==> flow/design.v <==
parameter Z_2 = 2'bZZ;
parameter Z_4 = 4'bZZZZ;
parameter Z_8 = 8'bZZZZZZZZ;
parameter Z_16 = 16'bZZZZZZZZZZZZZZZZ;
parameter IDLE = 2'b00;
parameter WRITE_CONTROL = 2'b01;
parameter READ_CONTROL = 2'b10;
parameter REG_SP = 4'b1000;
parameter REG_EPC = 4'b1001;
parameter REG_ESP = 4'b1010;
parameter REG_IH = 4'b1011;
parameter REG_RA = 4'b1100;
parameter OP_ADDIU = 5'b01001;
parameter OP_ADDIU3 = 5'b01000;
parameter OP_B = 5'b00010;
parameter OP_BEQZ = 5'b00100;
parameter OP_BNEZ = 5'b00101;
parameter OP_LI = 5'b01101;
parameter OP_LW = 5'b10011;
parameter OP_SW = 5'b11011;
parameter OP_ADDSP3 = 5'b00000;
parameter OP_CMPI = 5'b01110;
parameter OP_LW_SP = 5'b10010;
parameter OP_SW_SP = 5'b11010;
parameter OP_INT = 5'b11111;
parameter OP_BTEQZ_PREFIX = 5'b01100;
parameter OP_BTEQZ_SUFFIX = 3'b000;
parameter OP_ADDSP_PREFIX = 5'b01100;
parameter OP_ADDSP_SUFFIX = 3'b011;
parameter OP_MTSP_PREFIX = 5'b01100;
parameter OP_MTSP_SUFFIX = 3'b100;
parameter OP_AND_PREFIX = 5'b11101;
parameter OP_AND_SUFFIX = 5'b01100;
parameter OP_CMP_PREFIX = 5'b11101;
parameter OP_CMP_SUFFIX = 5'b01010;
parameter OP_OR_PREFIX = 5'b11101;
parameter OP_OR_SUFFIX = 5'b01101;
parameter OP_NOT_PREFIX = 5'b11101;
parameter OP_NOT_SUFFIX = 5'b01111;
parameter OP_SLLV_PREFIX = 5'b11101;
parameter OP_SLLV_SUFFIX = 5'b00100;
parameter OP_SLTU_PREFIX = 5'b11101;
parameter OP_SLTU_SUFFIX = 5'b00011;
parameter OP_JR_PREFIX = 5'b11101;
parameter OP_JR_MIDFIX = 3'b000;
parameter OP_JR_SUFFIX = 5'b00000;
parameter OP_MFPC_PREFIX = 5'b11101;
parameter OP_MFPC_MIDFIX = 3'b010;
parameter OP_MFPC_SUFFIX = 5'b00000;
parameter OP_JALR_PREFIX = 5'b11101;
parameter OP_JALR_MIDFIX = 3'b110;
parameter OP_JALR_SUFFIX = 5'b00000;
parameter OP_JRRA_PREFIX = 5'b11101;
parameter OP_JRRA_MIDFIX = 3'b001;
parameter OP_JRRA_SUFFIX = 5'b00000;
parameter OP_MFIH_PREFIX = 5'b11110;
parameter OP_MFIH_SUFFIX = 8'b00000000;
parameter OP_MTIH_PREFIX = 5'b11110;
parameter OP_MTIH_SUFFIX = 8'b00000001;
parameter OP_SLL_PREFIX = 5'b00110;
parameter OP_SLL_SUFFIX = 2'b00;
parameter OP_SRA_PREFIX = 5'b00110;
parameter OP_SRA_SUFFIX = 2'b11;
parameter OP_SUBU_PREFIX = 5'b11100;
parameter OP_SUBU_SUFFIX = 2'b11;
parameter OP_ADDU_PREFIX = 5'b11100;
parameter OP_ADDU_SUFFIX = 2'b01;
parameter OP_NOP = 16'b0000100000000000;
module ByPass (
  input [3:0] sourceAddress,
  input [15:0] sourceValue,
  input [3:0] updatedAddress,
  input [15:0] updatedValue,
  output [15:0] selectedValue
);
assign selectedValue = updatedAddress == sourceAddress ? updatedValue : sourceValue;
endmodule
module Forwarder (
	input clk,
	input rst,
	input [15:0] in,
	output reg [15:0] out
);
reg [15:0] temp;
always @ (negedge clk or negedge rst) begin
	if (!rst) begin
		temp <= 0;
	end else begin
		temp <= in;
	end
end
always @ (posedge clk or negedge rst) begin
	if (!rst) begin
		out <= 0;
	end else begin
		out <= temp;
	end
end
endmodule
module Forwarder4Bit (
	input clk,
	input rst,
	input [3:0] in,
	output reg [3:0] out
);
reg [3:0] temp;
always @ (negedge clk or negedge rst) begin
	if (!rst) begin
		temp <= 0;
	end else begin
		temp <= in;
	end
end
always @ (posedge clk or negedge rst) begin
	if (!rst) begin
		out <= 0;
	end else begin
		out <= temp;
	end
end
endmodule
module InterruptSelector (
  input [15:0] normalInstruction,
  input [15:0] interruptInstruction,
  input interruptSignal,
  output [15:0] selectedInstruction
);
assign selectedInstruction = interruptSignal ? interruptInstruction : normalInstruction;
endmodule
module HardwareInterruptHandler (
  input clock, 
  input reset,
  input interruptSignal,
  input handInterruptSignalIn,
  output interruptSignalOut
);
reg [3:0] handSignalCache;
always @ (posedge clock or negedge reset) begin
  if (!reset) begin
    handSignalCache <= 4'b1111;
  end else begin
    handSignalCache[0] <= handSignalCache[1];
    handSignalCache[1] <= handSignalCache[2];
    handSignalCache[2] <= handSignalCache[3];
    handSignalCache[3] <= handInterruptSignalIn;
  end
end
assign interruptSignalOut = (handSignalCache[0] && handSignalCache[1] && !handSignalCache[2] && !handSignalCache[3]) ?  1'b1   :  interruptSignal;
endmodule
module InterruptHandler (
  input clock,
  input reset,
  input [3:0] interruptIndexIn,
  input interruptSignalIn,
  output reg interruptSignalOut,
  output reg [15:0] interruptInstructionOut
);
parameter OP_ADDIU = 5'b01001;
parameter OP_ADDIU3 = 5'b01000;
parameter OP_B = 5'b00010;
parameter OP_BEQZ = 5'b00100;
parameter OP_BNEZ = 5'b00101;
parameter OP_LI = 5'b01101;
parameter OP_LW = 5'b10011;
parameter OP_SW = 5'b11011;
parameter OP_ADDSP3 = 5'b00000;
parameter OP_CMPI = 5'b01110;
parameter OP_LW_SP = 5'b10010;
parameter OP_SW_SP = 5'b11010;
parameter OP_INT = 5'b11111;
parameter OP_BTEQZ_PREFIX = 5'b01100;
parameter OP_BTEQZ_SUFFIX = 3'b000;
parameter OP_ADDSP_PREFIX = 5'b01100;
parameter OP_ADDSP_SUFFIX = 3'b011;
parameter OP_MTSP_PREFIX = 5'b01100;
parameter OP_MTSP_SUFFIX = 3'b100;
parameter OP_AND_PREFIX = 5'b11101;
parameter OP_AND_SUFFIX = 5'b01100;
parameter OP_CMP_PREFIX = 5'b11101;
parameter OP_CMP_SUFFIX = 5'b01010;
parameter OP_OR_PREFIX = 5'b11101;
parameter OP_OR_SUFFIX = 5'b01101;
parameter OP_NOT_PREFIX = 5'b11101;
parameter OP_NOT_SUFFIX = 5'b01111;
parameter OP_SLLV_PREFIX = 5'b11101;
parameter OP_SLLV_SUFFIX = 5'b00100;
parameter OP_SLTU_PREFIX = 5'b11101;
parameter OP_SLTU_SUFFIX = 5'b00011;
parameter OP_JR_PREFIX = 5'b11101;
parameter OP_JR_MIDFIX = 3'b000;
parameter OP_JR_SUFFIX = 5'b00000;
parameter OP_MFPC_PREFIX = 5'b11101;
parameter OP_MFPC_MIDFIX = 3'b010;
parameter OP_MFPC_SUFFIX = 5'b00000;
parameter OP_JALR_PREFIX = 5'b11101;
parameter OP_JALR_MIDFIX = 3'b110;
parameter OP_JALR_SUFFIX = 5'b00000;
parameter OP_JRRA_PREFIX = 5'b11101;
parameter OP_JRRA_MIDFIX = 3'b001;
parameter OP_JRRA_SUFFIX = 5'b00000;
parameter OP_MFIH_PREFIX = 5'b11110;
parameter OP_MFIH_SUFFIX = 8'b00000000;
parameter OP_MTIH_PREFIX = 5'b11110;
parameter OP_MTIH_SUFFIX = 8'b00000001;
parameter OP_SLL_PREFIX = 5'b00110;
parameter OP_SLL_SUFFIX = 2'b00;
parameter OP_SRA_PREFIX = 5'b00110;
parameter OP_SRA_SUFFIX = 2'b11;
parameter OP_SUBU_PREFIX = 5'b11100;
parameter OP_SUBU_SUFFIX = 2'b11;
parameter OP_ADDU_PREFIX = 5'b11100;
parameter OP_ADDU_SUFFIX = 2'b01;
parameter OP_NOP = 16'b0000100000000000;
reg [3:0] interruptState;
reg [3:0] interruptIndex;
reg insideInterrupt;
localparam STATE_TOTAL = 10;
always @ (negedge clock or negedge reset) begin
  if (!reset) begin
    interruptState <= 1;
    interruptIndex <= 0;
    insideInterrupt <= 0;
  end else begin
    if (interruptSignalIn == 1 && insideInterrupt == 0 && interruptState == 1) begin
      interruptIndex <= interruptIndexIn;
      insideInterrupt <= 1;
    end else if (interruptState < STATE_TOTAL && insideInterrupt == 1) begin
      interruptState <= interruptState + 1;
    end else if (interruptState == STATE_TOTAL) begin
      interruptState <= 1;
      insideInterrupt <= 0;
      interruptIndex <= 0;
    end
  end
end
always @ (posedge clock or negedge reset) begin
  if (!reset) begin
    interruptInstructionOut <= OP_NOP;
    interruptSignalOut <= 0;
  end else begin
    if (insideInterrupt == 1) begin 
	    interruptInstructionOut <= {8'hF8, interruptState, interruptIndex};
		  interruptSignalOut <= 1;
	  end else begin
	    interruptInstructionOut <= OP_NOP;
		  interruptSignalOut <= 0;
	  end
  end
end
endmodule
module InstructionFetcher (
	input clk,
	input rst,
	input [15:0] current_PC,  
	input [15:0] mem_read,  
	output reg [15:0] current_IR_addr,
	output reg [15:0] current_IR
);
parameter OP_ADDIU = 5'b01001;
parameter OP_ADDIU3 = 5'b01000;
parameter OP_B = 5'b00010;
parameter OP_BEQZ = 5'b00100;
parameter OP_BNEZ = 5'b00101;
parameter OP_LI = 5'b01101;
parameter OP_LW = 5'b10011;
parameter OP_SW = 5'b11011;
parameter OP_ADDSP3 = 5'b00000;
parameter OP_CMPI = 5'b01110;
parameter OP_LW_SP = 5'b10010;
parameter OP_SW_SP = 5'b11010;
parameter OP_INT = 5'b11111;
parameter OP_BTEQZ_PREFIX = 5'b01100;
parameter OP_BTEQZ_SUFFIX = 3'b000;
parameter OP_ADDSP_PREFIX = 5'b01100;
parameter OP_ADDSP_SUFFIX = 3'b011;
parameter OP_MTSP_PREFIX = 5'b01100;
parameter OP_MTSP_SUFFIX = 3'b100;
parameter OP_AND_PREFIX = 5'b11101;
parameter OP_AND_SUFFIX = 5'b01100;
parameter OP_CMP_PREFIX = 5'b11101;
parameter OP_CMP_SUFFIX = 5'b01010;
parameter OP_OR_PREFIX = 5'b11101;
parameter OP_OR_SUFFIX = 5'b01101;
parameter OP_NOT_PREFIX = 5'b11101;
parameter OP_NOT_SUFFIX = 5'b01111;
parameter OP_SLLV_PREFIX = 5'b11101;
parameter OP_SLLV_SUFFIX = 5'b00100;
parameter OP_SLTU_PREFIX = 5'b11101;
parameter OP_SLTU_SUFFIX = 5'b00011;
parameter OP_JR_PREFIX = 5'b11101;
parameter OP_JR_MIDFIX = 3'b000;
parameter OP_JR_SUFFIX = 5'b00000;
parameter OP_MFPC_PREFIX = 5'b11101;
parameter OP_MFPC_MIDFIX = 3'b010;
parameter OP_MFPC_SUFFIX = 5'b00000;
parameter OP_JALR_PREFIX = 5'b11101;
parameter OP_JALR_MIDFIX = 3'b110;
parameter OP_JALR_SUFFIX = 5'b00000;
parameter OP_JRRA_PREFIX = 5'b11101;
parameter OP_JRRA_MIDFIX = 3'b001;
parameter OP_JRRA_SUFFIX = 5'b00000;
parameter OP_MFIH_PREFIX = 5'b11110;
parameter OP_MFIH_SUFFIX = 8'b00000000;
parameter OP_MTIH_PREFIX = 5'b11110;
parameter OP_MTIH_SUFFIX = 8'b00000001;
parameter OP_SLL_PREFIX = 5'b00110;
parameter OP_SLL_SUFFIX = 2'b00;
parameter OP_SRA_PREFIX = 5'b00110;
parameter OP_SRA_SUFFIX = 2'b11;
parameter OP_SUBU_PREFIX = 5'b11100;
parameter OP_SUBU_SUFFIX = 2'b11;
parameter OP_ADDU_PREFIX = 5'b11100;
parameter OP_ADDU_SUFFIX = 2'b01;
parameter OP_NOP = 16'b0000100000000000;
always @ (negedge clk) begin
	current_IR_addr <= current_PC;
end
always @ (negedge rst or posedge clk) begin
	if (!rst) begin
		current_IR <= OP_NOP;
	end else begin
		current_IR <= mem_read;
	end
end
endmodule
module InstructionDecoder (
  input clock,
  input reset,
  input [15:0] currentInstruction,
  output reg [3:0] firstRegisiterAddress,
  output reg [3:0] secondRegisiterAddress,   
  output reg [3:0] targetRegisiterAddress,
  output reg [2:0] jumpControl,
  output reg [3:0] interruptIndex,
  output reg interruptSignal,
  output reg interruptInstructionSignal
);
parameter OP_ADDIU = 5'b01001;
parameter OP_ADDIU3 = 5'b01000;
parameter OP_B = 5'b00010;
parameter OP_BEQZ = 5'b00100;
parameter OP_BNEZ = 5'b00101;
parameter OP_LI = 5'b01101;
parameter OP_LW = 5'b10011;
parameter OP_SW = 5'b11011;
parameter OP_ADDSP3 = 5'b00000;
parameter OP_CMPI = 5'b01110;
parameter OP_LW_SP = 5'b10010;
parameter OP_SW_SP = 5'b11010;
parameter OP_INT = 5'b11111;
parameter OP_BTEQZ_PREFIX = 5'b01100;
parameter OP_BTEQZ_SUFFIX = 3'b000;
parameter OP_ADDSP_PREFIX = 5'b01100;
parameter OP_ADDSP_SUFFIX = 3'b011;
parameter OP_MTSP_PREFIX = 5'b01100;
parameter OP_MTSP_SUFFIX = 3'b100;
parameter OP_AND_PREFIX = 5'b11101;
parameter OP_AND_SUFFIX = 5'b01100;
parameter OP_CMP_PREFIX = 5'b11101;
parameter OP_CMP_SUFFIX = 5'b01010;
parameter OP_OR_PREFIX = 5'b11101;
parameter OP_OR_SUFFIX = 5'b01101;
parameter OP_NOT_PREFIX = 5'b11101;
parameter OP_NOT_SUFFIX = 5'b01111;
parameter OP_SLLV_PREFIX = 5'b11101;
parameter OP_SLLV_SUFFIX = 5'b00100;
parameter OP_SLTU_PREFIX = 5'b11101;
parameter OP_SLTU_SUFFIX = 5'b00011;
parameter OP_JR_PREFIX = 5'b11101;
parameter OP_JR_MIDFIX = 3'b000;
parameter OP_JR_SUFFIX = 5'b00000;
parameter OP_MFPC_PREFIX = 5'b11101;
parameter OP_MFPC_MIDFIX = 3'b010;
parameter OP_MFPC_SUFFIX = 5'b00000;
parameter OP_JALR_PREFIX = 5'b11101;
parameter OP_JALR_MIDFIX = 3'b110;
parameter OP_JALR_SUFFIX = 5'b00000;
parameter OP_JRRA_PREFIX = 5'b11101;
parameter OP_JRRA_MIDFIX = 3'b001;
parameter OP_JRRA_SUFFIX = 5'b00000;
parameter OP_MFIH_PREFIX = 5'b11110;
parameter OP_MFIH_SUFFIX = 8'b00000000;
parameter OP_MTIH_PREFIX = 5'b11110;
parameter OP_MTIH_SUFFIX = 8'b00000001;
parameter OP_SLL_PREFIX = 5'b00110;
parameter OP_SLL_SUFFIX = 2'b00;
parameter OP_SRA_PREFIX = 5'b00110;
parameter OP_SRA_SUFFIX = 2'b11;
parameter OP_SUBU_PREFIX = 5'b11100;
parameter OP_SUBU_SUFFIX = 2'b11;
parameter OP_ADDU_PREFIX = 5'b11100;
parameter OP_ADDU_SUFFIX = 2'b01;
parameter OP_NOP = 16'b0000100000000000;
parameter Z_2 = 2'bZZ;
parameter Z_4 = 4'bZZZZ;
parameter Z_8 = 8'bZZZZZZZZ;
parameter Z_16 = 16'bZZZZZZZZZZZZZZZZ;
parameter IDLE = 2'b00;
parameter WRITE_CONTROL = 2'b01;
parameter READ_CONTROL = 2'b10;
parameter REG_SP = 4'b1000;
parameter REG_EPC = 4'b1001;
parameter REG_ESP = 4'b1010;
parameter REG_IH = 4'b1011;
parameter REG_RA = 4'b1100;
localparam NONE_CONTROL = 3'b000;
localparam B_CONTROL = 3'b001;
localparam BEQZ_CONTROL = 3'b010;
localparam BNEZ_CONTROL = 3'b011;
localparam BTEQZ_CONTROL = 3'b100;
localparam JR_CONTROL = 3'b101;
localparam JALR_CONTROL = 3'b110;
localparam JRRA_CONTROL = 3'b111;
reg [15:0] instruction;
wire [3:0] firstParameter = {1'b0, instruction[10:8]};
wire [3:0] secondParameter = {1'b0, instruction[7:5]};
wire [3:0] thirdParameter = {1'b0, instruction[4:2]};
always @ (negedge clock or negedge reset) begin
  if (!reset) begin
    instruction <= OP_NOP;
  end else begin
    instruction <= currentInstruction;
  end
end
always @ (posedge clock or negedge reset) begin
  firstRegisiterAddress <= 0;
  secondRegisiterAddress <= 0;
  targetRegisiterAddress <= 4'hf;
  interruptSignal <= 0;
  interruptIndex <= 0;
  interruptInstructionSignal <= 0;
  jumpControl <= NONE_CONTROL;
  if (!reset) begin
    firstRegisiterAddress <= 0;
    secondRegisiterAddress <= 0;
    interruptSignal <= 0;
    interruptIndex <= 0;
    interruptInstructionSignal <= 0;
    targetRegisiterAddress <= 4'hf;
    jumpControl <= NONE_CONTROL;
  end else begin
    case (instruction[15:11])
      OP_ADDIU: begin
        targetRegisiterAddress <= firstParameter;
        firstRegisiterAddress <= firstParameter;
      end
      OP_ADDIU3: begin
        targetRegisiterAddress <= secondParameter;
        firstRegisiterAddress <= firstParameter;
      end
      OP_B: begin
        jumpControl <= B_CONTROL;
      end
      OP_BEQZ: begin
        jumpControl <= BEQZ_CONTROL;
        firstRegisiterAddress <= firstParameter;
      end
      OP_BNEZ: begin
        jumpControl <= BNEZ_CONTROL;
        firstRegisiterAddress <= firstParameter;
      end
      OP_LI: begin
        targetRegisiterAddress <= firstParameter;
      end
      OP_LW: begin
        targetRegisiterAddress <= secondParameter;
        firstRegisiterAddress <= firstParameter;
      end
      OP_SW: begin
        firstRegisiterAddress <= firstParameter;
        secondRegisiterAddress <= secondParameter;
      end
      OP_ADDSP3: begin
        targetRegisiterAddress <= firstParameter;
        secondRegisiterAddress <= REG_SP;
      end
      OP_CMPI: begin
        firstRegisiterAddress <= firstParameter;
      end
      OP_LW_SP: begin
        targetRegisiterAddress <= firstParameter;
        secondRegisiterAddress <= REG_SP;
      end
      OP_SW_SP: begin
        firstRegisiterAddress <= firstParameter;
        secondRegisiterAddress <= REG_SP;
      end
      OP_INT: begin
        case (instruction[7:4])
          0: begin
            interruptSignal <= 1;
            interruptIndex <= instruction[3:0];
          end
          1: begin 
            targetRegisiterAddress <= REG_EPC;
          end
          2: begin
            targetRegisiterAddress <= REG_ESP;
            firstRegisiterAddress <= REG_SP;
          end
          3: begin
            targetRegisiterAddress <= REG_SP;
          end
          4: begin
            firstRegisiterAddress <= REG_EPC;
            secondRegisiterAddress <= REG_SP;
          end
          5: begin
            secondRegisiterAddress <= REG_SP;
          end
          6: begin
            firstRegisiterAddress <= REG_ESP;
            secondRegisiterAddress <= REG_SP;
          end
          7: begin
				interruptInstructionSignal <= 1;
            firstRegisiterAddress <= REG_IH;
          end
        endcase
      end
      5'b01100: begin
        case (instruction[10:8])
          OP_BTEQZ_SUFFIX: begin
            jumpControl <= BTEQZ_CONTROL;
          end
          OP_ADDSP_SUFFIX: begin
            targetRegisiterAddress <= REG_SP;
            secondRegisiterAddress <= REG_SP;
          end
          OP_MTSP_SUFFIX: begin
            targetRegisiterAddress <= REG_SP;
            secondRegisiterAddress <= secondParameter;
          end
        endcase
      end
      5'b11101: begin
        case (instruction[4:0])
          OP_AND_SUFFIX: begin
            targetRegisiterAddress <= firstParameter;
            firstRegisiterAddress  <= firstParameter;
            secondRegisiterAddress <= secondParameter;
          end
          OP_CMP_SUFFIX: begin
            firstRegisiterAddress <= firstParameter;
            secondRegisiterAddress <= secondParameter;
          end
          OP_OR_SUFFIX: begin
            targetRegisiterAddress <= firstParameter;
            firstRegisiterAddress <= firstParameter;
            secondRegisiterAddress <= secondParameter;
          end
          OP_NOT_SUFFIX: begin
            targetRegisiterAddress <= firstParameter;
            secondRegisiterAddress <= secondParameter;
          end
          OP_SLLV_SUFFIX: begin
            targetRegisiterAddress <= secondParameter;
            firstRegisiterAddress <= firstParameter;
            secondRegisiterAddress <= secondParameter;
          end
          OP_SLTU_SUFFIX: begin
            firstRegisiterAddress <= firstParameter;
            secondRegisiterAddress <= secondParameter;
          end
          5'b00000: begin
            case (instruction[7:5])
              OP_JR_MIDFIX: begin
				    jumpControl <= JR_CONTROL;
                firstRegisiterAddress <= firstParameter;
              end
              OP_MFPC_MIDFIX: begin
                targetRegisiterAddress <= firstParameter;
              end
              OP_JALR_MIDFIX: begin
				    jumpControl <= JALR_CONTROL;
                targetRegisiterAddress <= REG_RA;
                firstRegisiterAddress <= firstParameter;
              end
              OP_JRRA_MIDFIX: begin
				    jumpControl <= JRRA_CONTROL;
                firstRegisiterAddress <= REG_RA;
              end
            endcase
          end
        endcase
      end
      5'b11110: begin
        case (instruction[7:0])
          OP_MFIH_SUFFIX: begin
            targetRegisiterAddress <= firstParameter;
            firstRegisiterAddress <= REG_IH;
          end
          OP_MTIH_SUFFIX: begin
            targetRegisiterAddress <= REG_IH;
            firstRegisiterAddress <= firstParameter;
          end
        endcase
      end
      5'b00110: begin
        case (instruction[1:0])
          OP_SLL_SUFFIX: begin
            targetRegisiterAddress <= firstParameter;
            secondRegisiterAddress <= secondParameter;
          end
          OP_SRA_SUFFIX: begin
            targetRegisiterAddress <= firstParameter;
            secondRegisiterAddress <= secondParameter;
          end
        endcase
      end
      5'b11100: begin
        case (instruction[1:0])
          OP_SUBU_SUFFIX: begin
            targetRegisiterAddress <= thirdParameter;
            firstRegisiterAddress <= firstParameter;
            secondRegisiterAddress <= secondParameter;
          end
          OP_ADDU_SUFFIX: begin
            targetRegisiterAddress <= thirdParameter;
            firstRegisiterAddress <= firstParameter;
            secondRegisiterAddress <= secondParameter;
          end
        endcase
      end
      default: begin
      end
    endcase
  end
end
endmodule
module ProgramCounterAdder (
  input clock,
  input reset,
  input [15:0] currentPC,
  input [15:0] currentInstruction,
  input [15:0] finalRegisterValue,
  input t,
  input interruptSignal,
  input interruptInstructionSignal,
  input [2:0] jumpControl,
  output [15:0] nextPC
);
localparam NONE_CONTROL = 3'b000;
localparam B_CONTROL = 3'b001;
localparam BEQZ_CONTROL = 3'b010;
localparam BNEZ_CONTROL = 3'b011;
localparam BTEQZ_CONTROL = 3'b100;
localparam JR_CONTROL = 3'b101;
reg [15:0] instruction, jumpPC;
reg [15:0] programCounterRegister;
reg jump;
wire [15:0] immediateSignExtend_8bit = {instruction[7] ? 8'hff : 8'h00, instruction[7:0]};
wire [15:0] immediateSignExtend_11bit = {instruction[10] ?  5'b11111 : 5'b00000, instruction[10:0]};
always @ (negedge clock or negedge reset) begin
  if (!reset) begin
    instruction <= 16'h8000;  
    programCounterRegister <= 16'hffff;  
  end else begin
    instruction <= currentInstruction;
    programCounterRegister <= currentPC;
  end
end
always @ (*) begin
  jumpPC = 0;
  jump = 0;
  if (!reset) begin
    jumpPC = 0;
    jump = 0;
  end else begin
    case (jumpControl)
      NONE_CONTROL: begin
        jumpPC = 0;
        jump = 0;
      end
      B_CONTROL: begin
        jumpPC = programCounterRegister + immediateSignExtend_11bit;
        jump = 1;
      end
      BEQZ_CONTROL: begin
        if (finalRegisterValue == 0) begin
          jumpPC = programCounterRegister + immediateSignExtend_8bit;
          jump = 1;
        end
      end
      BNEZ_CONTROL: begin
        if (finalRegisterValue != 0) begin
          jumpPC = programCounterRegister + immediateSignExtend_8bit;
          jump = 1;
        end
      end
      BTEQZ_CONTROL: begin
        if (t == 0) begin
          jumpPC = programCounterRegister + immediateSignExtend_8bit;
          jump = 1;
        end
      end
      JR_CONTROL: begin
        jumpPC = finalRegisterValue;
        jump = 1;
      end
    endcase
  end
end
assign nextPC = interruptInstructionSignal ? finalRegisterValue : (interruptSignal ? programCounterRegister : (jump ? jumpPC : programCounterRegister + 1));
endmodule
module ArithmeticLogicalUnit (
  input clock,
  input reset,
  input [15:0] finalFirstRegisterValue,
  input [15:0] finalSecondRegisterValue,
  input [15:0] currentProgramCounter,
  input [15:0] currentInstruction,
  output reg [15:0] targetValue,
  output reg tRead
);
reg tWriteEnable;
reg tToWrite;
reg [15:0] programCounter;
reg [15:0] instruction;
reg [15:0] firstRegisterValue;
reg [15:0] secondRegisterValue;
wire [15:0] immediateSignExtend_8bit = {instruction[7] ? 8'hff : 8'h00, instruction[7:0]};
wire [15:0] immediateSignExtend_11bit = {instruction[10] ?  5'b11111 : 5'b00000, instruction[10:0]};
wire [15:0] immediateZeroExtend_8bit = {8'h00, instruction[7:0]};
wire [15:0] immediateSignExtend_4bit = {instruction[3] ? 12'hfff : 12'h000, instruction[3:0]};
wire [3:0] shiftImmediate = instruction[4:2] ? instruction[4:2] : 8;
parameter OP_ADDIU = 5'b01001;
parameter OP_ADDIU3 = 5'b01000;
parameter OP_B = 5'b00010;
parameter OP_BEQZ = 5'b00100;
parameter OP_BNEZ = 5'b00101;
parameter OP_LI = 5'b01101;
parameter OP_LW = 5'b10011;
parameter OP_SW = 5'b11011;
parameter OP_ADDSP3 = 5'b00000;
parameter OP_CMPI = 5'b01110;
parameter OP_LW_SP = 5'b10010;
parameter OP_SW_SP = 5'b11010;
parameter OP_INT = 5'b11111;
parameter OP_BTEQZ_PREFIX = 5'b01100;
parameter OP_BTEQZ_SUFFIX = 3'b000;
parameter OP_ADDSP_PREFIX = 5'b01100;
parameter OP_ADDSP_SUFFIX = 3'b011;
parameter OP_MTSP_PREFIX = 5'b01100;
parameter OP_MTSP_SUFFIX = 3'b100;
parameter OP_AND_PREFIX = 5'b11101;
parameter OP_AND_SUFFIX = 5'b01100;
parameter OP_CMP_PREFIX = 5'b11101;
parameter OP_CMP_SUFFIX = 5'b01010;
parameter OP_OR_PREFIX = 5'b11101;
parameter OP_OR_SUFFIX = 5'b01101;
parameter OP_NOT_PREFIX = 5'b11101;
parameter OP_NOT_SUFFIX = 5'b01111;
parameter OP_SLLV_PREFIX = 5'b11101;
parameter OP_SLLV_SUFFIX = 5'b00100;
parameter OP_SLTU_PREFIX = 5'b11101;
parameter OP_SLTU_SUFFIX = 5'b00011;
parameter OP_JR_PREFIX = 5'b11101;
parameter OP_JR_MIDFIX = 3'b000;
parameter OP_JR_SUFFIX = 5'b00000;
parameter OP_MFPC_PREFIX = 5'b11101;
parameter OP_MFPC_MIDFIX = 3'b010;
parameter OP_MFPC_SUFFIX = 5'b00000;
parameter OP_JALR_PREFIX = 5'b11101;
parameter OP_JALR_MIDFIX = 3'b110;
parameter OP_JALR_SUFFIX = 5'b00000;
parameter OP_JRRA_PREFIX = 5'b11101;
parameter OP_JRRA_MIDFIX = 3'b001;
parameter OP_JRRA_SUFFIX = 5'b00000;
parameter OP_MFIH_PREFIX = 5'b11110;
parameter OP_MFIH_SUFFIX = 8'b00000000;
parameter OP_MTIH_PREFIX = 5'b11110;
parameter OP_MTIH_SUFFIX = 8'b00000001;
parameter OP_SLL_PREFIX = 5'b00110;
parameter OP_SLL_SUFFIX = 2'b00;
parameter OP_SRA_PREFIX = 5'b00110;
parameter OP_SRA_SUFFIX = 2'b11;
parameter OP_SUBU_PREFIX = 5'b11100;
parameter OP_SUBU_SUFFIX = 2'b11;
parameter OP_ADDU_PREFIX = 5'b11100;
parameter OP_ADDU_SUFFIX = 2'b01;
parameter OP_NOP = 16'b0000100000000000;
parameter Z_2 = 2'bZZ;
parameter Z_4 = 4'bZZZZ;
parameter Z_8 = 8'bZZZZZZZZ;
parameter Z_16 = 16'bZZZZZZZZZZZZZZZZ;
parameter IDLE = 2'b00;
parameter WRITE_CONTROL = 2'b01;
parameter READ_CONTROL = 2'b10;
parameter REG_SP = 4'b1000;
parameter REG_EPC = 4'b1001;
parameter REG_ESP = 4'b1010;
parameter REG_IH = 4'b1011;
parameter REG_RA = 4'b1100;
always @ (negedge clock or negedge reset) begin
  if (!reset) begin
    programCounter <= 0;
    instruction <= OP_NOP;
    firstRegisterValue <= 0;
    secondRegisterValue <= 0;
  end else begin
    programCounter <= currentProgramCounter;
    instruction <= currentInstruction;
    firstRegisterValue <= finalFirstRegisterValue;
    secondRegisterValue <= finalSecondRegisterValue;
  end
end
always @(posedge clock or negedge reset) begin
  if (!reset) begin
    tWriteEnable <= 1;
    tToWrite <= 0;
    targetValue <= 0;
    tRead <= 0;
  end else begin
    case (instruction[15:11])
      OP_ADDIU: begin
        targetValue <= firstRegisterValue + immediateSignExtend_8bit;
      end
      OP_ADDIU3: begin
        targetValue <= firstRegisterValue + immediateSignExtend_4bit;
      end
      OP_LI: begin
        targetValue <= immediateZeroExtend_8bit;
      end
      OP_SW: begin
        targetValue <= secondRegisterValue;
      end		  
      OP_ADDSP3: begin
        targetValue <= secondRegisterValue + immediateSignExtend_8bit;
      end
      OP_CMPI: begin
        tToWrite <= firstRegisterValue != immediateSignExtend_8bit;
        if (tWriteEnable) tRead <= firstRegisterValue != immediateSignExtend_8bit;
        tWriteEnable <= 0;
      end
      OP_SW_SP: begin
		    targetValue <= firstRegisterValue;
		  end
      OP_INT: begin
        case (instruction[7:4])
          1: begin 
            targetValue <= programCounter;
          end
          2: begin
            targetValue <= firstRegisterValue;
          end
          3: begin
            targetValue <= 16'hBF20;
          end
          4: begin
            targetValue <= firstRegisterValue;
          end 
          5: begin
            targetValue <= instruction[3:0];
          end
          6: begin
            targetValue <= firstRegisterValue;
          end 
        endcase
      end
      5'b01100: begin
        case (instruction[10:8])
          OP_ADDSP_SUFFIX: begin
            targetValue <= secondRegisterValue + immediateSignExtend_8bit;
          end
          OP_MTSP_SUFFIX: begin
            targetValue <= secondRegisterValue;
          end
        endcase
      end
      5'b11101: begin
        case (instruction[4:0])
          OP_AND_SUFFIX: begin
            targetValue <= firstRegisterValue & secondRegisterValue;
          end
          OP_CMP_SUFFIX: begin
            tToWrite <= firstRegisterValue != secondRegisterValue;
            if (tWriteEnable) tRead <= firstRegisterValue != secondRegisterValue;
            tWriteEnable <= 0;
          end
          OP_OR_SUFFIX: begin
            targetValue <= firstRegisterValue | secondRegisterValue;
          end
          OP_NOT_SUFFIX: begin
            targetValue <= ~secondRegisterValue;
          end
          OP_SLLV_SUFFIX: begin
            targetValue <= secondRegisterValue << firstRegisterValue;
          end
          OP_SLTU_SUFFIX: begin
            tToWrite <= $unsigned(firstRegisterValue) < $unsigned(secondRegisterValue);
            if (tWriteEnable) tRead <= $unsigned(firstRegisterValue) < $unsigned(secondRegisterValue);
            tWriteEnable <= 0;
          end
          5'b00000: begin
            case (instruction[7:5])
              OP_MFPC_MIDFIX: begin
                targetValue <= programCounter;
              end
              OP_JALR_MIDFIX: begin
                targetValue <= programCounter;
              end
            endcase
          end
        endcase
      end
      5'b11110: begin
        case (instruction[7:0])
          OP_MFIH_SUFFIX: begin
            targetValue <= firstRegisterValue;
          end
          OP_MTIH_SUFFIX: begin
            targetValue <= firstRegisterValue;
          end
        endcase
      end
      5'b00110: begin
        case (instruction[1:0])
          OP_SLL_SUFFIX: begin
            targetValue <= secondRegisterValue << shiftImmediate;
          end
          OP_SRA_SUFFIX: begin
            targetValue <= secondRegisterValue >>> shiftImmediate;
          end
        endcase
      end
      5'b11100: begin
        case (instruction[1:0])
          OP_SUBU_SUFFIX: begin
            targetValue <= firstRegisterValue - secondRegisterValue;
          end
          OP_ADDU_SUFFIX: begin
            targetValue <= firstRegisterValue + secondRegisterValue;
          end
        endcase
      end
      default: begin
			tWriteEnable <= 1;
			targetValue <= 0;
      end
    endcase
  end
end
endmodule
module MemoryAddressCalculator (
	input clk,
	input rst,
	input [15:0] instruction_in,
	input [15:0] first_register_value,
	input [15:0] second_reigster_value,
	output reg [1:0] memory_control,
	output reg [15:0] memory_address
);
wire [15:0] immediate_from_5;
wire [15:0] immediate_from_8;
reg [15:0] instruction;
reg [15:0] rm_1, rm_2;
parameter OP_ADDIU = 5'b01001;
parameter OP_ADDIU3 = 5'b01000;
parameter OP_B = 5'b00010;
parameter OP_BEQZ = 5'b00100;
parameter OP_BNEZ = 5'b00101;
parameter OP_LI = 5'b01101;
parameter OP_LW = 5'b10011;
parameter OP_SW = 5'b11011;
parameter OP_ADDSP3 = 5'b00000;
parameter OP_CMPI = 5'b01110;
parameter OP_LW_SP = 5'b10010;
parameter OP_SW_SP = 5'b11010;
parameter OP_INT = 5'b11111;
parameter OP_BTEQZ_PREFIX = 5'b01100;
parameter OP_BTEQZ_SUFFIX = 3'b000;
parameter OP_ADDSP_PREFIX = 5'b01100;
parameter OP_ADDSP_SUFFIX = 3'b011;
parameter OP_MTSP_PREFIX = 5'b01100;
parameter OP_MTSP_SUFFIX = 3'b100;
parameter OP_AND_PREFIX = 5'b11101;
parameter OP_AND_SUFFIX = 5'b01100;
parameter OP_CMP_PREFIX = 5'b11101;
parameter OP_CMP_SUFFIX = 5'b01010;
parameter OP_OR_PREFIX = 5'b11101;
parameter OP_OR_SUFFIX = 5'b01101;
parameter OP_NOT_PREFIX = 5'b11101;
parameter OP_NOT_SUFFIX = 5'b01111;
parameter OP_SLLV_PREFIX = 5'b11101;
parameter OP_SLLV_SUFFIX = 5'b00100;
parameter OP_SLTU_PREFIX = 5'b11101;
parameter OP_SLTU_SUFFIX = 5'b00011;
parameter OP_JR_PREFIX = 5'b11101;
parameter OP_JR_MIDFIX = 3'b000;
parameter OP_JR_SUFFIX = 5'b00000;
parameter OP_MFPC_PREFIX = 5'b11101;
parameter OP_MFPC_MIDFIX = 3'b010;
parameter OP_MFPC_SUFFIX = 5'b00000;
parameter OP_JALR_PREFIX = 5'b11101;
parameter OP_JALR_MIDFIX = 3'b110;
parameter OP_JALR_SUFFIX = 5'b00000;
parameter OP_JRRA_PREFIX = 5'b11101;
parameter OP_JRRA_MIDFIX = 3'b001;
parameter OP_JRRA_SUFFIX = 5'b00000;
parameter OP_MFIH_PREFIX = 5'b11110;
parameter OP_MFIH_SUFFIX = 8'b00000000;
parameter OP_MTIH_PREFIX = 5'b11110;
parameter OP_MTIH_SUFFIX = 8'b00000001;
parameter OP_SLL_PREFIX = 5'b00110;
parameter OP_SLL_SUFFIX = 2'b00;
parameter OP_SRA_PREFIX = 5'b00110;
parameter OP_SRA_SUFFIX = 2'b11;
parameter OP_SUBU_PREFIX = 5'b11100;
parameter OP_SUBU_SUFFIX = 2'b11;
parameter OP_ADDU_PREFIX = 5'b11100;
parameter OP_ADDU_SUFFIX = 2'b01;
parameter OP_NOP = 16'b0000100000000000;
parameter Z_2 = 2'bZZ;
parameter Z_4 = 4'bZZZZ;
parameter Z_8 = 8'bZZZZZZZZ;
parameter Z_16 = 16'bZZZZZZZZZZZZZZZZ;
parameter IDLE = 2'b00;
parameter WRITE_CONTROL = 2'b01;
parameter READ_CONTROL = 2'b10;
parameter REG_SP = 4'b1000;
parameter REG_EPC = 4'b1001;
parameter REG_ESP = 4'b1010;
parameter REG_IH = 4'b1011;
parameter REG_RA = 4'b1100;
assign immediate_from_5 = {instruction[4]? 11'b11111111111: 11'b00000000000, instruction[4:0]};
assign immediate_from_8 = {instruction[7]? 8'hFF: 8'h00, instruction[7:0]};
always @ (negedge clk or negedge rst) begin
	if (!rst) begin
		instruction <= 16'b0000100000000000;
		rm_1 <= 0;
		rm_2 <= 0;
	end else begin
		instruction <= instruction_in;
		rm_1 <= first_register_value;
		rm_2 <= second_reigster_value;
	end
end
always @ (posedge clk or negedge rst) begin
	if (!rst) begin
		memory_address <= 16'hFFFF;
		memory_control <= IDLE;
	end else begin
		case (instruction[15:11])
			OP_LW_SP: begin
				memory_address <= rm_2 + immediate_from_8;
				memory_control <= READ_CONTROL;
			end
			OP_LW: begin
				memory_address <= rm_1 + immediate_from_5;
				memory_control <= READ_CONTROL;
			end
			OP_SW_SP: begin
				memory_address <= rm_2 + immediate_from_8;
				memory_control <= WRITE_CONTROL;
			end
			OP_SW: begin
				memory_address <= rm_1 + immediate_from_5;
				memory_control <= WRITE_CONTROL;
			end
      OP_INT: begin
        case (instruction[7:4])
          4: begin
            memory_address <= rm_2;
            memory_control <= WRITE_CONTROL;
          end
          5: begin
            memory_address <= rm_2 + 1;
            memory_control <= WRITE_CONTROL;
          end
          6: begin
            memory_address <= rm_2 + 2;
            memory_control <= WRITE_CONTROL;
          end 
        endcase
      end
			default begin
				memory_address <= 16'hFFFF;
				memory_control <= IDLE;
			end
		endcase
	end
end
endmodule
module MemoryInterface (
	input clk,
	input rst,
	input [15:0] memory_address_from_cpu,
	input [15:0] target_value_from_cpu,
	input [1:0] memory_control_signal_from_cpu,
	input [15:0] data_fetched_from_memory,
	output reg [15:0] memory_address_to_memory,
	output [15:0] data_fetched_to_cpu,
	output reg [1:0] memory_control_signal_to_memory,
	output reg [15:0] target_value_to_memory
);
reg [15:0] memory_address_temp;
reg [1:0] memory_control_signal_temp;
reg [15:0] target_value_temp;
assign data_fetched_to_cpu = data_fetched_from_memory;
always @ (negedge clk or negedge rst) begin
	if (!rst) begin
		memory_address_temp <= 0;
		memory_control_signal_temp <= 0;
		target_value_temp <= 0;
	end else begin
		memory_address_temp <= memory_address_from_cpu;
		memory_control_signal_temp <= memory_control_signal_from_cpu;
		target_value_temp <= target_value_from_cpu;
	end
end
always @ (posedge clk or negedge rst) begin
	if (!rst) begin
		memory_address_to_memory <= 0;
		memory_control_signal_to_memory <= 0;
		target_value_to_memory <= 0;
	end else begin
		memory_address_to_memory <= memory_address_temp;
		memory_control_signal_to_memory <= memory_control_signal_temp;
		target_value_to_memory <= target_value_temp;
	end
end
endmodule
module Selector (
  input clk, rst,
  input [1:0] memory_control,
  input [15:0] mem_data_read,
  input [15:0] alu_cal_result,
  output [15:0] select_cal_result
);
reg [15:0] temp_result;
reg [1:0] memory_control_temp;
always @ (negedge clk or negedge rst) begin
  if (!rst) begin
    temp_result <= 0;
    memory_control_temp <= 0;
  end
  else begin
    temp_result <= alu_cal_result;
	 memory_control_temp <= memory_control;
  end
end
assign select_cal_result = memory_control_temp[1]? mem_data_read : temp_result;
endmodule
module Register (
  input clock,
  input reset,
  input [3:0] firstRegisterAddress,
  input [3:0] secondRegisterAddress,
  input [3:0] targetRegisterAddress,
  input [15:0] targetValue,
  output [15:0] firstRegisterValueOrigin,
  output [15:0] secondRegisterValueOrigin,
  output [175:0] debug_registers
);
reg [207:0] registers;
assign debug_registers = {
    registers[0*16 +: 16],
    registers[1*16 +: 16],
    registers[2*16 +: 16],
    registers[3*16 +: 16],
    registers[4*16 +: 16],
    registers[5*16 +: 16],
    registers[6*16 +: 16],
    registers[7*16 +: 16],
    registers[8*16 +: 16],
    registers[9*16 +: 16],
    registers[10*16 +: 16]
};
assign firstRegisterValueOrigin = firstRegisterAddress <= 12 ? registers[firstRegisterAddress*16 +: 16] : 16'h0000;
assign secondRegisterValueOrigin = secondRegisterAddress <= 12 ? registers[secondRegisterAddress*16 +: 16] : 16'h0000;
always @ (negedge clock, negedge reset) begin
  if (!reset) begin
    registers <= 0;
  end else begin
    if (targetRegisterAddress <= 12) begin
      registers[targetRegisterAddress*16 +: 16] <= targetValue;
    end
  end
end
endmodule
module CentralProcessingUnit (
  input clock,
  input reset,
  input handInterruptSignalIn,
  input [15:0] IF_memory_read,
  output [15:0] IF_address,
  input [15:0] MEM_memory_read,
  output [1:0] MEM_memory_control,
  output [15:0] MEM_memory_address,
  output [15:0] MEM_target_value,
  output [175:0] register_value
);
wire [15:0] programCounter_0;   
wire [15:0] programCounter_1;   
wire [15:0] programCounter_2;   
wire [15:0] programCounter_3;   
wire [15:0] programCounter_4;   
wire [15:0] programCounter_5;   
wire [15:0] instruction_1_origin;
wire [15:0] instruction_1_selected;
wire [15:0] instruction_2;
wire [15:0] instruction_3;
wire [15:0] instruction_4;
wire [3:0] firstRegisterAddress;
wire [15:0] firstRegisterValueOrigin;
wire [15:0] firstRegisterValueMiddle;
wire [15:0] firstRegisterValueFinal;
wire [3:0] secondRegisterAddress;
wire [15:0] secondRegisterValueOrigin;
wire [15:0] secondRegisterValueMiddle;
wire [15:0] secondRegisterValueFinal;
wire [3:0] targetRegisterAddress_2;
wire [3:0] targetRegisterAddress_3;
wire [3:0] targetRegisterAddress_4;
wire [15:0] targetValue_3;
wire [15:0] targetValue_4;
wire t;
wire [2:0] jumpControl;
wire [1:0] memoryControl;
wire [15:0] dataMemoryAddress;
wire [15:0] dataFetched;
wire [3:0] interruptIndex;
wire interruptSignalDecoder;
wire interruptSignalHandler;
wire interruptSignalHardware;
wire interruptInstructionSignal;
wire [15:0] interruptInstruction;
ProgramCounterAdder pcAdder (
  clock,
  reset,
  programCounter_0,
  instruction_1_selected,
  firstRegisterValueFinal,
  t,
  interruptSignalHandler,
  interruptInstructionSignal,
  jumpControl,
  programCounter_0
);
InstructionFetcher fetcher (
  .clk(clock),
  .rst(reset),
  .current_PC(programCounter_0),
  .mem_read(IF_memory_read),
  .current_IR_addr(IF_address),
  .current_IR(instruction_1_origin)
);
InstructionDecoder decoder (
  clock,
  reset,
  instruction_1_selected,
  firstRegisterAddress,
  secondRegisterAddress,
  targetRegisterAddress_2,
  jumpControl,
  interruptIndex,
  interruptSignalDecoder,
  interruptInstructionSignal
);
InterruptHandler handler (
  clock,
  reset,
  interruptIndex,
  interruptSignalHardware,
  interruptSignalHandler,
  interruptInstruction
);
InterruptSelector interruptSelector (
  instruction_1_origin,
  interruptInstruction,
  interruptSignalHandler,
  instruction_1_selected
);
HardwareInterruptHandler hardwareHandler (
  clock, 
  reset,
  interruptSignalDecoder,
  handInterruptSignalIn,
  interruptSignalHardware
);
Forwarder programCounterForwarder_2 (
  clock,
  reset,
  programCounter_0,
  programCounter_2
);
Forwarder instructionForwarder_2 (
  clock,
  reset,
  instruction_1_selected,
  instruction_2
);
ByPass firstRegisiterByPass_II (
  firstRegisterAddress,
  firstRegisterValueOrigin,
  targetRegisterAddress_4,
  targetValue_4,
  firstRegisterValueMiddle
);
ByPass firstRegisiterByPass_I (
  firstRegisterAddress,
  firstRegisterValueMiddle,
  targetRegisterAddress_3,
  targetValue_3,
  firstRegisterValueFinal
);
ByPass secondRegisterByPass_II (
  secondRegisterAddress,
  secondRegisterValueOrigin,
  targetRegisterAddress_4,
  targetValue_4,
  secondRegisterValueMiddle
);
ByPass secondRegisterByPass_I (
  secondRegisterAddress,
  secondRegisterValueMiddle,
  targetRegisterAddress_3,
  targetValue_3,
  secondRegisterValueFinal
);
ArithmeticLogicalUnit alu (
  clock,
  reset,
  firstRegisterValueFinal,
  secondRegisterValueFinal,
  programCounter_2,
  instruction_2,
  targetValue_3,
  t
);
MemoryAddressCalculator addressCalculator (
  clock,
  reset,
  instruction_2,
  firstRegisterValueFinal,
  secondRegisterValueFinal,
  memoryControl,
  dataMemoryAddress
);
Forwarder4Bit targetRegisterAddressForwarder_3 (
  clock,
  reset,
  targetRegisterAddress_2,
  targetRegisterAddress_3
);
MemoryInterface memoryCommunicator (
  .clk(clock),
  .rst(reset),
  .memory_address_from_cpu(dataMemoryAddress),  
  .target_value_from_cpu(targetValue_3), 
  .memory_control_signal_from_cpu(memoryControl),  
  .data_fetched_from_memory(MEM_memory_read),
  .memory_address_to_memory(MEM_memory_address),
  .memory_control_signal_to_memory(MEM_memory_control),
  .target_value_to_memory(MEM_target_value),
  .data_fetched_to_cpu(dataFetched)     
);
Selector selector (
  .clk(clock),
  .rst(reset),
  .memory_control(memoryControl),
  .mem_data_read(dataFetched),
  .alu_cal_result(targetValue_3),
  .select_cal_result(targetValue_4)
);
Forwarder4Bit targetRegisterAddressForwarder_4 (
  clock,
  reset,
  targetRegisterAddress_3,
  targetRegisterAddress_4
);
Register register (
  clock,
  reset,
  firstRegisterAddress,
  secondRegisterAddress,
  targetRegisterAddress_4,
  targetValue_4,
  firstRegisterValueOrigin,
  secondRegisterValueOrigin,
  register_value
);
endmodule
-- From RTL to reports: CentralProcessingUnit
Tool output for the design above, in the order of the flow.
Line numbers count from 1 in the design file above.
Operators: Yosys type, input widths -> output width; for muxes data width and select width s.
Cell names lack the library's common part.
Not given: --
- top module: CentralProcessingUnit
- clock input: clock
- standard-cell library: sky130hd
- timing corner: tt_025C_1v80

-- After elaboration
Source: Yosys, flattened and elaborated, memories not mapped. Widths are those after wreduce. Registers that Yosys merges into a memory's read port (data or address) are not register bits. Print and check cells do not count.
- equal/unequal tests: 99
- add/subtract/negate cells: 13
- reduce/logical cells: 53
- bitwise operators at 10
- magnitude comparators at 5
- noted multiplexer cells: 87
- shift operators at 7
- operator list (kind ; number):
    $shiftx 208x9->16 ; 2
    $mux 16 ; 18
    $shift 16x33->208 ; 1
    $shift 16x33->208 const A ; 1
    $and 208x208->208 ; 1
    $or 208x208->208 ; 1
    $not 208->208 ; 1
    $pmux 16 s13 ; 1
    $pmux 16 s5 ; 2
    $add 16x16->16 ; 7
    $pmux 16 s3 ; 2
    $pmux 16 s2 ; 3
    $eq 5x4->1 const B ; 18
    $eq 5x5->1 const B ; 16
    $pmux 16 s4 ; 1
    $pmux 4 s2 ; 6
    $mux 4 ; 11
    $neg 8->33 ; 1
    $add 16x1->16 const B ; 2
    $ne 16x16->1 ; 2
    $pmux 4 s8 ; 1
    $eq 5x3->1 const B ; 6
    $eq 4x3->1 const B ; 7
    $pmux 4 s7 ; 1
    $reduce_or 2->1 ; 13
    $mux 3 ; 7
    $logic_not 5->1 ; 4
    $pmux 4 s5 ; 1
Other operator kinds: 65; their cells: 137.
- noted elaborated cells: 316
- flip-flop bits (word level): 582
- output and inout bits at 226
- input bits: 35

-- Logic depth
Longest topological path by Yosys (ltp), each cell counted once; first at word level (registers and memories cut), then after technology mapping (sequential cells cut; the memories' decode and read muxes count).
- noted word-level depth: 11
- ABC_AREA at 0
- depth in mapped cells at 16

-- After synthesis
The flow's flattened synthesis, as Yosys stat reports it; memories are mapped. The netlist is that of the ABC_AREA named above (0 if unset); the other value can give another one.
Totals and module areas in this step are rounded.
- cell types (cell type ; number ; area in all (µm²)):
    dfrtn_1 ; 353 ; 8.83E+03
    dfrtp_1 ; 136 ; 3.4E+03
    mux4_2 ; 80 ; 1.8E+03
    ha_1 ; 127 ; 1.59E+03
    o21ai_0 ; 310 ; 1.55E+03
    buf_4 ; 180 ; 1.35E+03
    nand2_1 ; 345 ; 1.29E+03
    a21oi_1 ; 245 ; 1.23E+03
    dfstp_2 ; 45 ; 1.18E+03
    nor2_1 ; 282 ; 1.06E+03
    mux2i_1 ; 97 ; 970.931
    clkbuf_1 ; 199 ; 746.966
    xnor2_1 ; 68 ; 595.571
    nor3_1 ; 75 ; 375.36
    a221oi_1 ; 42 ; 367.853
    xor2_1 ; 42 ; 367.853
    mux2_2 ; 30 ; 337.824
    a22oi_1 ; 44 ; 330.317
Other cell types: 78; their cells: 833.
- cell count at 3533
- synthesis area at 33000 µm²
- noted flip-flop cells: 550
By module: a second synthesis without flattening, with its own total; a netlist apart from the flattened one above.
- cell total of the unflattened synthesis at 3496
- area (unflattened synthesis) at 39000 µm²
Each row is one instance without its submodules.
- by module (module ; instances ; seq. area (µm²) ; cells ; area (µm²)):
    Register ; 1 ; 5200 ; 948 ; 13000
    ArithmeticLogicalUnit ; 1 ; 2100 ; 1139 ; 9700
    MemoryAddressCalculator ; 1 ; 1600 ; 404 ; 4000
    ProgramCounterAdder ; 1 ; 700 ; 358 ; 3000
    InstructionDecoder ; 1 ; 930 ; 230 ; 2100
    MemoryInterface ; 1 ; 1700 ; 84 ; 1800
    Forwarder ; 2 ; 800 ; 32 ; 800
    ByPass ; 4 ; 0.0 ; 22 ; 250
    InterruptHandler ; 1 ; 450 ; 73 ; 820
    InstructionFetcher ; 1 ; 720 ; 33 ; 730
    Selector ; 1 ; 430 ; 35 ; 670
    Forwarder4Bit ; 2 ; 200 ; 8 ; 200
    InterruptSelector ; 1 ; 0.0 ; 18 ; 250
    HardwareInterruptHandler ; 1 ; 110 ; 6 ; 120
    CentralProcessingUnit ; 1 ; 0.0 ; 0 ; 0.0

--- measured runs ---
Below are 3 stored runs of the flow (Yosys, OpenROAD; platform sky130hd) on CentralProcessingUnit, each with its settings and what was measured, unordered. Constraints: input delay and output delay 20% of the set period each, output load 0.01 pF.
"overall power" rests on the timing tool's default activity at the inputs, not on a simulated workload.
Values from the reports are rounded here.

Job 1

==> flow/run.sh <==
#!/bin/bash
# the make line also repeats the synthesis and layout settings of config.mk as NAME=value (left out here)
make -C /OpenROAD-flow-scripts/flow DESIGN_CONFIG=/design/flow/config.mk WORK_HOME=/design/flow/orfs CLKGATE_MAP_FILE= finish
==> flow/config.mk <==
export PLATFORM = sky130hd
export DESIGN_NAME = CentralProcessingUnit
export DESIGN_NICKNAME = CentralProcessingUnit
export VERILOG_FILES = /design/flow/design.v
export SDC_FILE = /design/flow/constraint.sdc
export NUM_CORES = 4
export LEC_CHECK = 0
export CAP_MARGIN = 20
export CELL_PAD_IN_SITES_GLOBAL_PLACEMENT = 3
export CORE_ASPECT_RATIO = 0.55
export CORE_MARGIN = 5
export CORE_UTILIZATION = 53
export CTS_CLUSTER_DIAMETER = 109
export MAX_ROUTING_LAYER = met4
export PLACE_DENSITY_LB_ADDON = 0.22
export SLEW_MARGIN = 20
export TNS_END_PERCENT = 10
==> flow/constraint.sdc <==
create_clock -name core_clock -period 8.1 [get_ports {clock}]
set_input_delay 1.6200 -clock core_clock [delete_from_list [all_inputs] [get_ports {clock}]]
set_output_delay 1.6200 -clock core_clock [all_outputs]
set_load 0.01 [all_outputs]

Job 1: not finished: placement ended with error FLW-0024.

Job 2

==> flow/run.sh <==
#!/bin/bash
# the make line also repeats the synthesis and layout settings of config.mk as NAME=value (left out here)
make -C /OpenROAD-flow-scripts/flow DESIGN_CONFIG=/design/flow/config.mk WORK_HOME=/design/flow/orfs CLKGATE_MAP_FILE= finish
==> flow/config.mk <==
export PLATFORM = sky130hd
export DESIGN_NAME = CentralProcessingUnit
export DESIGN_NICKNAME = CentralProcessingUnit
export VERILOG_FILES = /design/flow/design.v
export SDC_FILE = /design/flow/constraint.sdc
export NUM_CORES = 4
export LEC_CHECK = 0
export ABC_AREA = 1
export CAP_MARGIN = 5
export CELL_PAD_IN_SITES_DETAIL_PLACEMENT = 2
export CELL_PAD_IN_SITES_GLOBAL_PLACEMENT = 1
export CORE_ASPECT_RATIO = 0.7
export CORE_MARGIN = 10
export CORE_UTILIZATION = 58
export CTS_CLUSTER_DIAMETER = 372
export CTS_CLUSTER_SIZE = 61
export GPL_ROUTABILITY_DRIVEN = 1
export HOLD_SLACK_MARGIN = -0.02
export MIN_ROUTING_LAYER = met1
export PLACE_DENSITY_LB_ADDON = 0.08
export SLEW_MARGIN = 15
export TNS_END_PERCENT = 10
==> flow/constraint.sdc <==
create_clock -name core_clock -period 11.0 [get_ports {clock}]
set_input_delay 2.2000 -clock core_clock [delete_from_list [all_inputs] [get_ports {clock}]]
set_output_delay 2.2000 -clock core_clock [all_outputs]
set_load 0.01 [all_outputs]

Job 2: not finished: placement ended with error DPL-0033.

Job 3

==> flow/run.sh <==
#!/bin/bash
# the make line also repeats the synthesis and layout settings of config.mk as NAME=value (left out here)
make -C /OpenROAD-flow-scripts/flow DESIGN_CONFIG=/design/flow/config.mk WORK_HOME=/design/flow/orfs CLKGATE_MAP_FILE= finish
==> flow/config.mk <==
export PLATFORM = sky130hd
export DESIGN_NAME = CentralProcessingUnit
export DESIGN_NICKNAME = CentralProcessingUnit
export VERILOG_FILES = /design/flow/design.v
export SDC_FILE = /design/flow/constraint.sdc
export NUM_CORES = 4
export LEC_CHECK = 0
export ABC_AREA = 0
export CAP_MARGIN = 20
export CORE_ASPECT_RATIO = 1.6
export CORE_MARGIN = 3
export CORE_UTILIZATION = 45
export CTS_CLUSTER_DIAMETER = 133
export GPL_TIMING_DRIVEN = 1
export MAX_ROUTING_LAYER = met4
export PLACE_DENSITY_LB_ADDON = 0.21
export SETUP_SLACK_MARGIN = -0.61
export SLEW_MARGIN = 15
export TNS_END_PERCENT = 25
==> flow/constraint.sdc <==
create_clock -name core_clock -period 11.2 [get_ports {clock}]
set_input_delay 2.2400 -clock core_clock [delete_from_list [all_inputs] [get_ports {clock}]]
set_output_delay 2.2400 -clock core_clock [all_outputs]
set_load 0.01 [all_outputs]

Measured in job 3:
- chip area after synthesis (Yosys) at 33,000 µm²
- die footprint: 78,000 µm²
- utilization: 52 %
- noted the lowest setup slack: 0.22 ns
- setup TNS: 0.000 ns
- noted the worst hold slack in the final report: 0.37 ns
- overall power: 0.0089 W
--- end ---
